==> flow/design.v <==
module riscv_pipe (
	input  wire        CLK,
	input  wire        RSTn,
	output wire [11:0] I_MEM_ADDR,
	input  wire [31:0] I_MEM_DI,
	output wire [11:0] D_MEM_ADDR,
	output wire [31:0] D_MEM_DOUT,
	input  wire [31:0] D_MEM_DI,
	output wire        D_MEM_WEN,
	output wire        RF_WE,
	output wire [4:0]  RF_WA,
	output wire [31:0] RF_WD,
	output wire        HALT
);
	wire [4:0]  ra1, ra2;
	wire [31:0] rd1, rd2;
	RISCV_TOP core (
		.CLK         (CLK),
		.RSTn        (RSTn),
		.I_MEM_CSN   (),
		.I_MEM_DI    (I_MEM_DI),
		.I_MEM_ADDR  (I_MEM_ADDR),
		.D_MEM_CSN   (),
		.D_MEM_DI    (D_MEM_DI),
		.D_MEM_DOUT  (D_MEM_DOUT),
		.D_MEM_ADDR  (D_MEM_ADDR),
		.D_MEM_WEN   (D_MEM_WEN),
		.D_MEM_BE    (),
		.RF_WE       (RF_WE),
		.RF_RA1      (ra1),
		.RF_RA2      (ra2),
		.RF_WA1      (RF_WA),
		.RF_RD1      (rd1),
		.RF_RD2      (rd2),
		.RF_WD       (RF_WD),
		.HALT        (HALT),
		.OUTPUT_PORT ()
	);
	REG_FILE #(
		.DWIDTH (32),
		.MDEPTH (32),
		.AWIDTH (5)
	) rf (
		.CLK  (CLK),
		.WE   (RF_WE),
		.RSTn (RSTn),
		.RA1  (ra1),
		.RA2  (ra2),
		.WA   (RF_WA),
		.WD   (RF_WD),
		.RD1  (rd1),
		.RD2  (rd2)
	);
endmodule
module RISCV_TOP (
	input wire CLK,
	input wire RSTn,
	output wire I_MEM_CSN,
	input wire [31:0] I_MEM_DI, 
	output reg [11:0] I_MEM_ADDR, 
	output wire D_MEM_CSN,
	input wire [31:0] D_MEM_DI,
	output wire [31:0] D_MEM_DOUT,
	output wire [11:0] D_MEM_ADDR, 
	output wire D_MEM_WEN,
	output wire [3:0] D_MEM_BE,
	output wire RF_WE,
	output wire [4:0] RF_RA1,
	output wire [4:0] RF_RA2,
	output wire [4:0] RF_WA1,
	input wire [31:0] RF_RD1,
	input wire [31:0] RF_RD2,
	output wire [31:0] RF_WD,
	output wire HALT,                    
	output wire [31:0] OUTPUT_PORT       
	);
	assign OUTPUT_PORT = RF_WD;
	reg [11:0] pc;
	reg [11:0] pc1;
	reg [11:0] pc2;
	wire [11:0] Added_pc;
	reg [11:0] Added_pc1;
	reg [11:0] Added_pc2;
	reg [31:0] Added_pc3;
	reg [11:0] nxt_pc;
	reg [31:0] inst;	
	reg [4:0] rd1;
	reg [4:0] rd2;
	reg [4:0] rd3;
	reg [31:0] immed;
	reg [11:0] immed1;	
	reg [31:0] A;
	reg [31:0] B;
	reg [31:0] rt1;
	reg [31:0] rt2;
	reg [31:0] result;
	reg [31:0] ALUOut;
	reg [31:0] preMEMOut;
	reg [31:0] MEMOut;
	reg [1:0] PCSrc;
	reg RegWrite1;
	reg RegWrite2;
	reg RegWrite; 
	reg [2:0] ASrc;
	reg [2:0] BSrc;
	reg [1:0] rtSrc;
	reg [3:0] ALUOP;
	reg [1:0] MEMOutSrc1;
	reg [1:0] MEMOutSrc;
	reg JAL;
	reg JAL1;
	reg JALR;
	reg JALR1;
	reg Branch;
	reg MEMWrite1;
	reg MEMWrite;
	reg LW;
	reg Stall;
	reg Finish;
	reg NOP1;
	reg NOP2;
	reg NOP3;
	reg NOP;
	assign HALT = ((inst == 32'h00008067) && (Finish == 1'b1))? 1'b1 : 1'b0;
	always @(posedge CLK) begin
		if (RSTn == 1'b0) pc <= 12'b0;
		else if (Stall == 1'b1) pc <= pc;
		else pc <= nxt_pc;
	end
	always @(posedge CLK) begin
		if (Stall == 1'b1) pc1 <= pc1;
		else pc1 <= pc;
	end
	always @(posedge CLK) begin
		pc2 <= pc1;
	end
	always @(posedge CLK) begin
		immed1 <= immed[11:0];
	end
	assign Added_pc = pc + 4;
	always @(posedge CLK) begin
		if (Stall == 1'b1) Added_pc1 <= Added_pc1;
		else Added_pc1 <= Added_pc;
	end
	always @(posedge CLK) begin
		Added_pc2 <= Added_pc1;
	end
	always @(posedge CLK) begin
		Added_pc3 <= {{21{Added_pc2[11]}},Added_pc2[10:0]};
	end
	always @(*) begin
		if ((JAL1 == 1'b1) || ((Branch == 1'b1) && (result[0] == 1'b1))) PCSrc = 2'b01;
		else if (JALR1 == 1'b1) PCSrc = 2'b10;
		else PCSrc = 2'b00;
	end
	always @(*) begin
		case (PCSrc)
			2'b01: nxt_pc = pc2 + immed1;
			2'b10: nxt_pc = result[11:0];
			default: nxt_pc = Added_pc;
		endcase
	end
	always @(*) I_MEM_ADDR = pc;
	assign I_MEM_CSN = ~RSTn;
	always @(posedge CLK) begin
		if (RSTn == 1'b0) begin
			inst <= 32'h00000013;
			NOP1 <= 1'b1;
		end
		else if ((JAL == 1'b1) || (JALR == 1'b1) || (JAL1 == 1'b1) || (JALR1 == 1'b1) || ((Branch == 1'b1) && (result[0] == 1'b1))) begin
			inst <= 32'h00000013;
			NOP1 <= 1'b1;
		end
		else if (Stall == 1'b1) begin
			inst <= inst;
			NOP1 <= NOP1;
		end
		else begin
			inst <= I_MEM_DI;
			NOP1 <= 1'b0;
		end
	end
	assign RF_RA1 = inst[19:15];
	assign RF_RA2 = inst[24:20];
	always @(posedge CLK) begin
		rd1 <= inst[11:7];
	end
	always @(posedge CLK) begin
		rd2 <= rd1;
	end
	always @(posedge CLK) begin
		rd3 <= rd2;
	end
	assign RF_WA1 = rd3;
	assign RF_WD = MEMOut;
	always @(*) begin
		if (((inst[6:0] == 7'b0010011) && (inst[14:12] != 3'b101) && (inst[14:12] != 3'b001)) || (inst[6:0] == 7'b0000011) || (inst[6:0] == 7'b1100111)) 
			immed = {{21{inst[31]}},inst[30:20]};
		else if (inst[6:0] == 7'b1100011) 
			immed = {{20{inst[31]}},inst[7],inst[30:25],inst[11:8],1'b0};
		else if (inst[6:0] == 7'b0100011) 
			immed = {{21{inst[31]}},inst[30:25],inst[11:8],inst[7]};
		else if (inst[6:0] == 7'b1101111) 
			immed = {{12{inst[31]}},inst[19:12],inst[20],inst[30:21],1'b0};
		else if ((inst[6:0] == 7'b0010011) && ((inst[14:12] == 3'b101) || (inst[14:12] == 3'b001))) 
			immed = {{28{inst[24]}},inst[23:20]};
		else 
			immed = {32{1'b0}};
	end
	assign RF_WE = RegWrite;
	always @(posedge CLK) begin
		if (RSTn == 1'b0) RegWrite2 <= 1'b0;
		else RegWrite2 <= RegWrite1;
	end
	always @(posedge CLK) begin
		if (RSTn == 1'b0) RegWrite <= 1'b0;
		else RegWrite <= RegWrite2;
	end
	always @(posedge CLK) begin
		if (RSTn == 1'b0) RegWrite1 <= 1'b0;
		else if ((inst[6:0] == 7'b1100011) || (inst[6:0] == 7'b0100011) || ((Branch == 1'b1) && (result[0] == 1'b1)) || (Stall == 1'b1)) RegWrite1 <= 1'b0;
		else RegWrite1 <= 1'b1;
	end
	always @(*) begin
		if (inst[6:0] == 7'b1100111) JALR = 1'b1;
		else JALR = 1'b0;
	end
	always @(posedge CLK) begin
		if ((RSTn == 1'b0) || ((Branch == 1'b1) && (result[0] == 1'b1)) || (Stall == 1'b1)) JALR1 <=1'b0;
		else JALR1 <= JALR;
	end
	always @(*) begin
		if (inst[6:0] == 7'b1101111) JAL = 1'b1;
		else JAL = 1'b0;
	end
	always @(posedge CLK) begin
		if ((RSTn == 1'b0) || ((Branch == 1'b1) && (result[0] == 1'b1)) || (Stall == 1'b1)) JAL1 <=1'b0;
		else JAL1 <= JAL;
	end
	always @(posedge CLK) begin
		if ((RSTn == 1'b1) && (inst[6:0] == 7'b1100011) && ((Branch == 1'b0) || (result[0] == 1'b0)) && (Stall == 1'b0)) Branch <= 1'b1;
		else Branch <= 1'b0;
	end
	always @(posedge CLK) begin
		if ((RSTn == 1'b1) && (inst[6:0] == 7'b0000011) && ((Branch == 1'b0) || (result[0] == 1'b0)) && (Stall == 1'b0)) LW <= 1'b1;
		else LW <= 1'b0;
	end
	always @(posedge CLK) begin
		if ((RSTn == 1'b1) && (inst == 32'h00c00093) && ((Branch == 1'b0) || (result[0] == 1'b0)) && (Stall == 1'b0)) Finish <= 1'b1;
		else Finish <= 1'b0;
	end
	always @(posedge CLK) begin
		if ((RSTn == 1'b0) || ((Branch == 1'b1) && (result[0] == 1'b1)) || (Stall == 1'b1)) NOP2 <= 1'b1;
		else NOP2 <= NOP1;
	end
	always @(posedge CLK) begin
		NOP3 <= NOP2;
	end
	always @(posedge CLK) begin
		NOP <= NOP3;
	end
	always @(*) begin
		if ((RegWrite1 == 1'b1) && (inst[19:15] == rd1) && (inst[19:15] != 5'b00000) && (inst[6:0] != 7'b1101111) && (LW == 1'b1)) Stall = 1'b1;
		else if ((RegWrite1 == 1'b1) && (inst[24:20] == rd1) && (inst[24:20] != 5'b00000) && ((inst[6:0] == 7'b0100011) || (inst[6:0] == 7'b0110011) || (inst[6:0] == 7'b1100011)) && (LW == 1'b1)) Stall = 1'b1;
		else Stall = 1'b0;
	end
	always @(*) begin
		if ((RegWrite1 == 1'b1) && (inst[19:15] == rd1) && (inst[19:15] != 5'b00000) && (inst[6:0] != 7'b1101111) && (JAL1 != 1'b1) && (JALR1 != 1'b1)) ASrc = 3'b001;
		else if ((RegWrite2 == 1'b1) && (inst[19:15] == rd2) && (inst[19:15] != 5'b00000) && (inst[6:0] != 7'b1101111)) ASrc = 3'b010;
		else if ((RegWrite == 1'b1) && (inst[19:15] == rd3) && (inst[19:15] != 5'b00000) && (inst[6:0] != 7'b1101111)) ASrc = 3'b011;
		else if((RegWrite1 == 1'b1) && (inst[19:15] == rd1) && (inst[19:15] != 5'b00000) && (inst[6:0] != 7'b1101111) && ((JAL1 == 1'b1) || (JALR1 == 1'b1))) ASrc = 3'b100;
		else ASrc = 3'b000;
	end
	always @(*) begin
		if ((RegWrite1 == 1'b1) && (inst[24:20] == rd1) && (inst[24:20] != 5'b00000) && ((inst[6:0] == 7'b0110011) || (inst[6:0] == 7'b1100011)) && (JAL1 != 1'b1) && (JALR1 != 1'b1)) BSrc = 3'b010;
		else if ((RegWrite2 == 1'b1) && (inst[24:20] == rd2) && (inst[24:20] != 5'b00000) && ((inst[6:0] == 7'b0110011) || (inst[6:0] == 7'b1100011))) BSrc = 3'b011;
		else if ((RegWrite == 1'b1) && (inst[24:20] == rd3) && (inst[24:20] != 5'b00000) && ((inst[6:0] == 7'b0110011) || (inst[6:0] == 7'b1100011))) BSrc = 3'b100;
		else if ((RegWrite1 == 1'b1) && (inst[24:20] == rd1) && (inst[24:20] != 5'b00000) && ((inst[6:0] == 7'b0110011) || (inst[6:0] == 7'b1100011)) && ((JAL1 == 1'b1) || (JALR1 == 1'b1))) BSrc = 3'b101;
		else if ((inst[6:0] == 7'b0110011) || (inst[6:0] == 7'b1100011)) BSrc = 3'b000;
		else BSrc = 3'b001;	
	end
	always @(*) begin
		if ((RegWrite1 == 1'b1) && (inst[24:20] == rd1) && (inst[24:20] != 5'b00000)) rtSrc = 2'b01;
		else if ((RegWrite2 == 1'b1) && (inst[24:20] == rd2) && (inst[24:20] != 5'b00000)) rtSrc = 2'b10;
		else if ((RegWrite == 1'b1) && (inst[24:20] == rd3) && (inst[24:20] != 5'b00000)) rtSrc = 2'b11;
		else rtSrc = 2'b00;	
	end
	always @(posedge CLK) begin
		case (ASrc)
			3'b000: A <= RF_RD1;		
			3'b001: A <= result;
			3'b010: A <= preMEMOut;
			3'b011: A <= MEMOut;
			default: A <= Added_pc2;
		endcase
	end
	always @(posedge CLK) begin
		case (BSrc)
			3'b000: B <= RF_RD2;	
			3'b001: B <= immed;		
			3'b010: B <= result;
			3'b011: B <= preMEMOut;
			3'b100: B <= MEMOut;
			default: B <= Added_pc2;
		endcase
	end
	always @(posedge CLK) begin
		case (rtSrc)
			2'b00: rt1 <= RF_RD2;		
			2'b01: rt1 <= result;
			2'b10: rt1 <= preMEMOut;
			default: rt1 <= MEMOut;
		endcase
	end
	always @(posedge CLK) begin
		rt2 <= rt1;
	end
	always @(posedge CLK) begin
		if ((inst[6:0] == 7'b1101111) || (inst[6:0] == 7'b0000011) || (inst[6:0] == 7'b0100011) || ((inst[6:0] == 7'b0110011) && (inst[14:12] == 3'b000) && (inst[30] == 1'b0)) || ((inst[6:0] == 7'b0010011) && (inst[14:12] == 3'b000)))              
			ALUOP <= 4'b0000;
		else if ((inst[6:0] == 7'b0110011) && (inst[14:12] == 3'b000)  && (inst[30] == 1'b1))
			ALUOP <= 4'b0001;
		else if (((inst[6:0] == 7'b0110011) && (inst[14:12] == 3'b111)) || ((inst[6:0] == 7'b0010011) && (inst[14:12] == 3'b111))) 
			ALUOP <= 4'b0010;
		else if (((inst[6:0] == 7'b0110011) && (inst[14:12] == 3'b110)) || ((inst[6:0] == 7'b0010011) && (inst[14:12] == 3'b110))) 
			ALUOP <= 4'b0011;
		else if (((inst[6:0] == 7'b0110011) && (inst[14:12] == 3'b100)) || ((inst[6:0] == 7'b0010011) && (inst[14:12] == 3'b100))) 
			ALUOP <= 4'b0100;
		else if (((inst[6:0] == 7'b0110011) && (inst[14:12] == 3'b010)) || ((inst[6:0] == 7'b0010011) && (inst[14:12] == 3'b010)) || ((inst[6:0] == 7'b1100011) && (inst[14:12] == 3'b100))) 
			ALUOP <= 4'b0101;
		else if (((inst[6:0] == 7'b0110011) && (inst[14:12] == 3'b011)) || ((inst[6:0] == 7'b0010011) && (inst[14:12] == 3'b011)) || ((inst[6:0] == 7'b1100011) && (inst[14:12] == 3'b110))) 
			ALUOP <= 4'b0110;
		else if (((inst[6:0] == 7'b0110011) && (inst[14:12] == 3'b101) && (inst[30] == 1'b1)) || ((inst[6:0] == 7'b0010011) && (inst[14:12] == 3'b101) && (inst[30] == 1'b1)))              
			ALUOP <= 4'b0111;
		else if (((inst[6:0] == 7'b0110011) && (inst[14:12] == 3'b101) && (inst[30] == 1'b0)) || ((inst[6:0] == 7'b0010011) && (inst[14:12] == 3'b101) && (inst[30] == 1'b0)))              
			ALUOP <= 4'b1000;
		else if (((inst[6:0] == 7'b0110011) && (inst[14:12] == 3'b001)) || ((inst[6:0] == 7'b0010011) && (inst[14:12] == 3'b001)))              
			ALUOP <= 4'b1001;
		else if ((inst[6:0] == 7'b1100011) && (inst[14:12] == 3'b000)) 
			ALUOP <= 4'b1010;
		else if ((inst[6:0] == 7'b1100011) && (inst[14:12] == 3'b001)) 
			ALUOP <= 4'b1011;
		else if ((inst[6:0] == 7'b1100011) && (inst[14:12] == 3'b101)) 
			ALUOP <= 4'b1100;
		else if ((inst[6:0] == 7'b1100011) && (inst[14:12] == 3'b111)) 
			ALUOP <= 4'b1101;
		else if (inst[6:0] == 7'b1100111)
			ALUOP <= 4'b1110;
		else 
			ALUOP <= 4'b1111;
	end
	always @(*) begin
		case (ALUOP)
			4'b0000 : result = A + B;
			4'b0001 : result = A - B;
			4'b0010 : result = A & B;
			4'b0011 : result = A | B;
			4'b0100 : result = A ^ B;
			4'b0101 : result = $signed(A) < $signed(B);
			4'b0110 : result = A < B;
			4'b0111 : result = $signed(A) >>> B[4:0];
			4'b1000 : result = A >> B[4:0];
			4'b1001 : result = A << B[4:0];
			4'b1010 : result = A == B;
			4'b1011 : result = A != B;
			4'b1100 : result = $signed(A) >= $signed(B);
			4'b1101 : result = A >= B;
			4'b1110 : result = (A + B) & 32'hfffffffe;
			default : result = 0;
		endcase
	end
	always @(posedge CLK) begin
		ALUOut <= result;
	end
	assign D_MEM_ADDR = ALUOut[11:0];
	assign D_MEM_DOUT = rt2;
	assign D_MEM_CSN = ~RSTn;
	assign D_MEM_WEN = ~MEMWrite;
	assign D_MEM_BE = 4'b1111;
	always @(posedge CLK) begin
		if ((RSTn == 1'b1) && (inst[6:0] == 7'b0100011) && ((Branch == 1'b0) || (result[0] == 1'b0)) && (Stall == 1'b0)) MEMWrite1 <= 1'b1;
		else MEMWrite1 <= 1'b0;
	end
	always @(posedge CLK) begin
		if (RSTn == 1'b0) MEMWrite <= 1'b0;
		else MEMWrite <= MEMWrite1;
	end
	always @(posedge CLK)begin
		if ((inst[6:0] == 7'b1101111) || (inst[6:0] == 7'b1100111)) MEMOutSrc1 <= 2'b10;
		else if (inst[6:0] == 7'b0000011) MEMOutSrc1 <= 2'b01;
		else MEMOutSrc1 <= 2'b00;
	end 
	always @(posedge CLK) begin
		MEMOutSrc <= MEMOutSrc1;
	end
	always @(*) begin
		case (MEMOutSrc)
			2'b00: preMEMOut = ALUOut;		
			2'b01: preMEMOut = D_MEM_DI;
			default: preMEMOut = Added_pc3;
		endcase
	end
	always @(posedge CLK) begin
		MEMOut <= preMEMOut;
	end
endmodule 
module REG_FILE #(
	parameter DWIDTH = 32,
	parameter MDEPTH = 32,
	parameter AWIDTH = 5
)  (
	input wire CLK,
	input wire WE,
	input wire RSTn,
	input wire [AWIDTH-1:0] RA1, RA2, WA,
	input wire [DWIDTH-1:0] WD,
	output wire [DWIDTH-1:0] RD1, RD2
);
	reg [DWIDTH-1:0] RF [MDEPTH-1:0];
	assign RD1 = RF[RA1];
	assign RD2 = RF[RA2];
	always @(posedge CLK)
	begin
		if (~RSTn)
    		begin
			RF[0] <= 32'b0;
			RF[2] <= 32'hF00;
			RF[3] <= 32'h100;
			RF[1] <= 32'b0;
			RF[4] <= 32'b0;
			RF[5] <= 32'b0;
			RF[6] <= 32'b0;
			RF[7] <= 32'b0;
			RF[8] <= 32'b0;
			RF[9] <= 32'b0;
			RF[10] <= 32'b0;
			RF[11] <= 32'b0;
			RF[12] <= 32'b0;
			RF[13] <= 32'b0;
			RF[14] <= 32'b0;
			RF[15] <= 32'b0;
			RF[16] <= 32'b0;
			RF[17] <= 32'b0;
			RF[18] <= 32'b0;
			RF[19] <= 32'b0;
			RF[20] <= 32'b0;
			RF[21] <= 32'b0;
			RF[22] <= 32'b0;
			RF[23] <= 32'b0;
			RF[24] <= 32'b0;
			RF[25] <= 32'b0;
			RF[26] <= 32'b0;
			RF[27] <= 32'b0;
			RF[28] <= 32'b0;
			RF[29] <= 32'b0;
			RF[30] <= 32'b0;
			RF[31] <= 32'b0;
		end
		else if(WE && (WA != {AWIDTH{1'b0}}))
		begin
        		RF[WA] <= WD;
    		end
	end
endmodule
**Step by step through the tools: riscv_pipe**

Tool output for the design above, in the order of the flow.
Lines are those of the file above, counted from 1.
Library cell names are shortened.
Not given: -

- Design top: riscv_pipe
- Clock port: CLK
- Library: sky130hd
- Library corner: tt_025C_1v80

**Word level**

Source: Yosys, flattened and elaborated, memories not mapped. Widths are those after wreduce. Print and check cells do not count.
Memory sizes are those after Yosys's memory passes, which may raise the word count (mostly to a power of two), join words into wider ones and drop unused or constant bits.

- Flip-flop bits (word level): 341
- RAM bits: 1024
- Memories kept: 1
- Input port bits: 66
- Output and inout bits: 96
- Elaborated cells: 289

- $add $sub $neg: 4
- Order comparisons: 4
- Equal/unequal tests: 53
- Shift-type cells: 3
- Muxes and demuxes: 61
- Bitwise logic cells: 11
- Reduce/logical cells: 119

Memory list:

| name | words | width | line | text |
|---|---|---|---|---|
| rf.RF | 32 | 32 | 419 | `reg [DWIDTH-1:0] RF [MDEPTH-1:0];` |

Operators by type and width:

| operator | count |
|---|---|
| parallel mux 32 bit (select 15 bit) | 1 |
| two-way mux 32 bit | 7 |
| parallel mux 32 bit (select 5 bit) | 1 |
| parallel mux 32 bit (select 4 bit) | 1 |
| parallel mux 32 bit (select 3 bit) | 1 |
| logical AND 1 bit | 73 |
| >= comparator 32 bit | 2 |
| < comparator 32 bit | 2 |
| parallel mux 32 bit (select 2 bit) | 1 |
| two-way mux 3 bit | 12 |
| logical OR 1 bit | 33 |
| == test 32 x 16 -> 1 bit with constant B | 1 |
| == test 32 x 24 -> 1 bit with constant B | 1 |
| adder 32 bit | 1 |
| subtractor 32 bit | 1 |
| == test 32 bit | 1 |
| inequality test 32 bit | 1 |
| bitwise AND 32 bit | 1 |
| bitwise OR 32 bit | 1 |
| bitwise XOR 32 bit | 1 |
| << shifter 32 x 5 -> 32 bit | 1 |
| right shift 32 x 5 -> 32 bit | 1 |
| >>> shifter 32 x 5 -> 32 bit | 1 |
| == test 5 bit | 6 |
| two-way mux 5 bit | 6 |
| == test 4 bit with constant B | 7 |
| parallel mux 12 bit (select 2 bit) | 1 |
| two-way mux 4 bit | 6 |

Other operator kinds: 27; their cells: 83.

**Logic depth**

Yosys ltp: most cells in a row. Word level: on the elaborated netlist, between registers, memories and ports. Mapped: between sequential cells and ports; inverters and the memories' decode and read muxes count.

- Depth after elaboration: 15
- ABC_AREA: 1
- Gate-level depth with buffers: 26
- Mapped depth without buffers: 23

**Synthesis result**

Source: synth_stat.txt of the flow (Yosys; design flattened, memories mapped). It holds for the ABC_AREA given above (unset counts as 0); a run with the other value may have another netlist.

- Standard cells after synthesis: 9541
- Cell area after synthesis: 76906.3 µm²
- Sequential part of the area: 38136.6 µm²
- Flip-flops: 1382
- Buffer cells: 794

Cells by type:

| cell | count | area in all (µm²) |
|---|---|---|
| edfxtp_1 | 1046 | 3.14E+04 |
| dfxtp_1 | 336 | 6.73E+03 |
| o21ai_0 | 1284 | 6.43E+03 |
| nor2_1 | 1374 | 5.16E+03 |
| a21oi_1 | 1010 | 5.05E+03 |
| nand2_1 | 1343 | 5.04E+03 |
| inv_1 | 791 | 2.97E+03 |
| nand3_1 | 553 | 2.77E+03 |
| clkbuf_1 | 609 | 2.29E+03 |
| ha_1 | 109 | 1.36E+03 |
| a211oi_1 | 173 | 1.3E+03 |
| o211ai_1 | 67 | 502.982 |
| o31ai_1 | 63 | 472.954 |
| nand4_1 | 75 | 469.2 |
| o311ai_0 | 51 | 446.678 |
| buf_2 | 81 | 405.389 |
| nor3_1 | 78 | 390.374 |
| buf_1 | 69 | 258.998 |

Not listed: further types 52, cells in them 429.

**Path before layout**

Path of least setup slack by OpenSTA after synthesis, without wires, with an ideal clock, recovery checks aside; 20% of the period is set as input and as output delay. Where synthesis merged equal registers, the netlist keeps one of their names.

- Path type: input port to flip-flop
- Start: in RSTn
- End: mem rf.RF[2][0]
- Period: 6.5 ns
- Input delay: 1.300 ns
- Library setup time: 0.389 ns
- Launch time at the first pin: 1.300 ns
- Data arrival time: 2.913 ns
- Data required time: 6.111 ns
- Path slack: 3.197 ns
- Path delay: 2.002 ns
- Driving pins on the path: 8
- Buffers on the path: 2
- Synthesis period reached: 3.303 ns

"path delay" is the arrival time less input delay plus setup time.
"driving pins on the path": output pins that drive a net of the path, with the launching flip-flop's if there is one; two outputs of one cell count as two.
"synthesis period reached" = period - worst setup slack (recovery checks aside). The figure is calculated, with input and output delays left at 20% of the set period.
The rows between start and end are the longest chain of elaborated cells between them; the timing report does not say that the signal goes this way. Where chains are equally long, one stands for them.
Each line given opens the expression or statement behind the cell; cells for indexed reads and writes are added by Yosys, which also makes memories of some case tables.
Only ways into the end's enable, where the timed path ends, are counted here.

- Path through: nand3_1 inv_1 nand2_1 nor2_1 inv_1 clkbuf_1 buf_1 nand2_1
- Length of the longest elaborated chain: 1
- Elaborated cells on any way between the ends: 3
- Source lines of those cells: 1
- Classes of those cells: mux (3)

RTL lines, path post-synthesis:

| what | line | text |
|---|---|---|
| start: declaration | 3 | `input wire RSTn,` |
| two-way mux 5 bit | 424 | `if (~RSTn)` |
| end: declaration | 419 | `reg [DWIDTH-1:0] RF [MDEPTH-1:0];` |

**Worst path after layout**

From the final timing report of stored run 4: the path of least setup slack in the routed layout; clock arrival at registers is part of the times.

- Path type: flip-flop to output port
- Start: reg core.inst[12]
- End: out HALT
- Period: 6.5 ns
- Output delay: 1.30 ns
- Launch time at the first pin: 0.88 ns
- Data arrival time: 3.65 ns
- Data required time: 5.20 ns
- Path slack: 1.55 ns
- Driving pins on the path: 5
- Buffers on the path: 1

The rows between start and end are the longest chain of elaborated cells between them; the timing report does not say that the signal goes this way. Where chains are equally long, one stands for them.
A register here has more assigning lines than the two given.

- Path through: dfxtp_1 nor3_1 nand4_1 nor4_1 clkdlybuf4s50_1
- Length of the longest elaborated chain: 3
- Elaborated cells on any way between the ends: 3
- Source lines of those cells: 1
- Classes of those cells: eq/ne (1); mux (1); reduce/logical (1)

RTL lines, path after layout:

| what | line | text |
|---|---|---|
| start: declaration | 86 | `reg [31:0] inst;` |
| start: assignment | 167 | `inst <= 32'h00000013;` |
| start: assignment | 175 | `inst <= inst;` |
| == test 32 x 16 -> 1 bit | 124 | `assign HALT = ((inst == 32'h00008067) && (Finish == 1'b1))? 1'b1 : 1'b0;` |
| logical AND 1 bit | 124 |  |
| two-way mux 1 bit | 124 |  |
| end: declaration | 13 | `output wire HALT` |

==> results <==
Measured data: module riscv_pipe, platform sky130hd, 4 stored runs of the flow under differing settings, order arbitrary. Input and output delays are each 20% of the period that was set; the output load is 0.01 pF.
"period achieved" is the run's clock period less its worst setup slack. It is reckoned from that one timing run; input and output delays stay at 20% of the period that was set.
"time of the worst setup path" means the part of the period allowed to the worst setup path (the constraints hold back 20% at inputs and 20% at outputs) less its slack; where the path has registers, the arrival times of their clocks count too.
"total design power" is the tool's figure for a default switching activity; nothing was simulated.

### Stored run 1

==> flow/run.sh <==
#!/bin/bash
# the make line also repeats the synthesis and layout settings of config.mk as NAME=value (left out here)
make -C /OpenROAD-flow-scripts/flow DESIGN_CONFIG=/design/flow/config.mk WORK_HOME=/design/flow/orfs CLKGATE_MAP_FILE= finish
==> flow/config.mk <==
export PLATFORM = sky130hd
export DESIGN_NAME = riscv_pipe
export DESIGN_NICKNAME = riscv_pipe
export VERILOG_FILES = /design/flow/design.v
export SDC_FILE = /design/flow/constraint.sdc
export NUM_CORES = 4
export LEC_CHECK = 0
export ABC_AREA = 1
export CAP_MARGIN = 20
export CELL_PAD_IN_SITES_DETAIL_PLACEMENT = 2
export CORE_MARGIN = 2
export CORE_UTILIZATION = 27
export GPL_ROUTABILITY_DRIVEN = 0
export MAX_ROUTING_LAYER = met4
export MIN_ROUTING_LAYER = met2
export SLEW_MARGIN = 20
==> flow/constraint.sdc <==
create_clock -name core_clock -period 8.31 [get_ports {CLK}]
set_input_delay 1.6620 -clock core_clock [delete_from_list [all_inputs] [get_ports {CLK}]]
set_output_delay 1.6620 -clock core_clock [all_outputs]
set_load 0.01 [all_outputs]

Outcome of stored run 1: stopped before the end: routing reported GRT-0116

### Stored run 2

==> flow/run.sh <==
#!/bin/bash
# the make line also repeats the synthesis and layout settings of config.mk as NAME=value (left out here)
make -C /OpenROAD-flow-scripts/flow DESIGN_CONFIG=/design/flow/config.mk WORK_HOME=/design/flow/orfs CLKGATE_MAP_FILE= finish
==> flow/config.mk <==
export PLATFORM = sky130hd
export DESIGN_NAME = riscv_pipe
export DESIGN_NICKNAME = riscv_pipe
export VERILOG_FILES = /design/flow/design.v
export SDC_FILE = /design/flow/constraint.sdc
export NUM_CORES = 4
export LEC_CHECK = 0
export ABC_AREA = 1
export CAP_MARGIN = 20
export CELL_PAD_IN_SITES_DETAIL_PLACEMENT = 2
export CORE_MARGIN = 2
export CORE_UTILIZATION = 27
export CTS_CLUSTER_DIAMETER = 177
export GPL_ROUTABILITY_DRIVEN = 0
export GPL_TIMING_DRIVEN = 0
export HOLD_SLACK_MARGIN = 0.06
export MAX_ROUTING_LAYER = met4
export MIN_ROUTING_LAYER = met2
export SLEW_MARGIN = 20
==> flow/constraint.sdc <==
create_clock -name core_clock -period 8.31 [get_ports {CLK}]
set_input_delay 1.6620 -clock core_clock [delete_from_list [all_inputs] [get_ports {CLK}]]
set_output_delay 1.6620 -clock core_clock [all_outputs]
set_load 0.01 [all_outputs]

Outcome of stored run 2: stopped before the end: routing reported GRT-0116

### Stored run 3

==> flow/run.sh <==
#!/bin/bash
# the make line also repeats the synthesis and layout settings of config.mk as NAME=value (left out here)
make -C /OpenROAD-flow-scripts/flow DESIGN_CONFIG=/design/flow/config.mk WORK_HOME=/design/flow/orfs CLKGATE_MAP_FILE= finish
==> flow/config.mk <==
export PLATFORM = sky130hd
export DESIGN_NAME = riscv_pipe
export DESIGN_NICKNAME = riscv_pipe
export VERILOG_FILES = /design/flow/design.v
export SDC_FILE = /design/flow/constraint.sdc
export NUM_CORES = 4
export LEC_CHECK = 0
export CAP_MARGIN = 35
export CELL_PAD_IN_SITES_GLOBAL_PLACEMENT = 2
export CORE_MARGIN = 2
export CORE_UTILIZATION = 70
export CTS_CLUSTER_DIAMETER = 310
export CTS_CLUSTER_SIZE = 36
export GPL_TIMING_DRIVEN = 1
export MIN_ROUTING_LAYER = met2
export PLACE_DENSITY_LB_ADDON = 0.2
export SETUP_SLACK_MARGIN = -0.33
export SLEW_MARGIN = 35
==> flow/constraint.sdc <==
create_clock -name core_clock -period 4.13 [get_ports {CLK}]
set_input_delay 0.8260 -clock core_clock [delete_from_list [all_inputs] [get_ports {CLK}]]
set_output_delay 0.8260 -clock core_clock [all_outputs]
set_load 0.01 [all_outputs]

Outcome of stored run 3: stopped before the end: placement reported FLW-0024

### Stored run 4

==> flow/run.sh <==
#!/bin/bash
# the make line also repeats the synthesis and layout settings of config.mk as NAME=value (left out here)
make -C /OpenROAD-flow-scripts/flow DESIGN_CONFIG=/design/flow/config.mk WORK_HOME=/design/flow/orfs CLKGATE_MAP_FILE= finish
==> flow/config.mk <==
export PLATFORM = sky130hd
export DESIGN_NAME = riscv_pipe
export DESIGN_NICKNAME = riscv_pipe
export VERILOG_FILES = /design/flow/design.v
export SDC_FILE = /design/flow/constraint.sdc
export NUM_CORES = 4
export LEC_CHECK = 0
export ABC_AREA = 1
export CAP_MARGIN = 40
export CELL_PAD_IN_SITES_DETAIL_PLACEMENT = 1
export CELL_PAD_IN_SITES_GLOBAL_PLACEMENT = 3
export CORE_ASPECT_RATIO = 0.95
export CORE_MARGIN = 2
export CORE_UTILIZATION = 22
export GPL_ROUTABILITY_DRIVEN = 0
export HOLD_SLACK_MARGIN = 0.04
export SETUP_SLACK_MARGIN = 0.17
export SLEW_MARGIN = 20
==> flow/constraint.sdc <==
create_clock -name core_clock -period 6.5 [get_ports {CLK}]
set_input_delay 1.3000 -clock core_clock [delete_from_list [all_inputs] [get_ports {CLK}]]
set_output_delay 1.3000 -clock core_clock [all_outputs]
set_load 0.01 [all_outputs]

Results of stored run 4:
- Utilization of the finished layout: 0.259
- Total design power: 0.025601 W
- Netlist area reported by Yosys: 76906.3 µm²
- Sum of negative setup slack: 0.000 ns
- Period achieved: 4.952 ns
- Time of the worst setup path: 3.65 ns
- Kind of the worst setup path: flip-flop to output port
- Final worst hold slack: 0.323 ns
- Worst slack on setup checks: 1.548 ns
- Standard-cell area after routing: 90201.5 µm²
- Die outline area: 354319.0 µm²
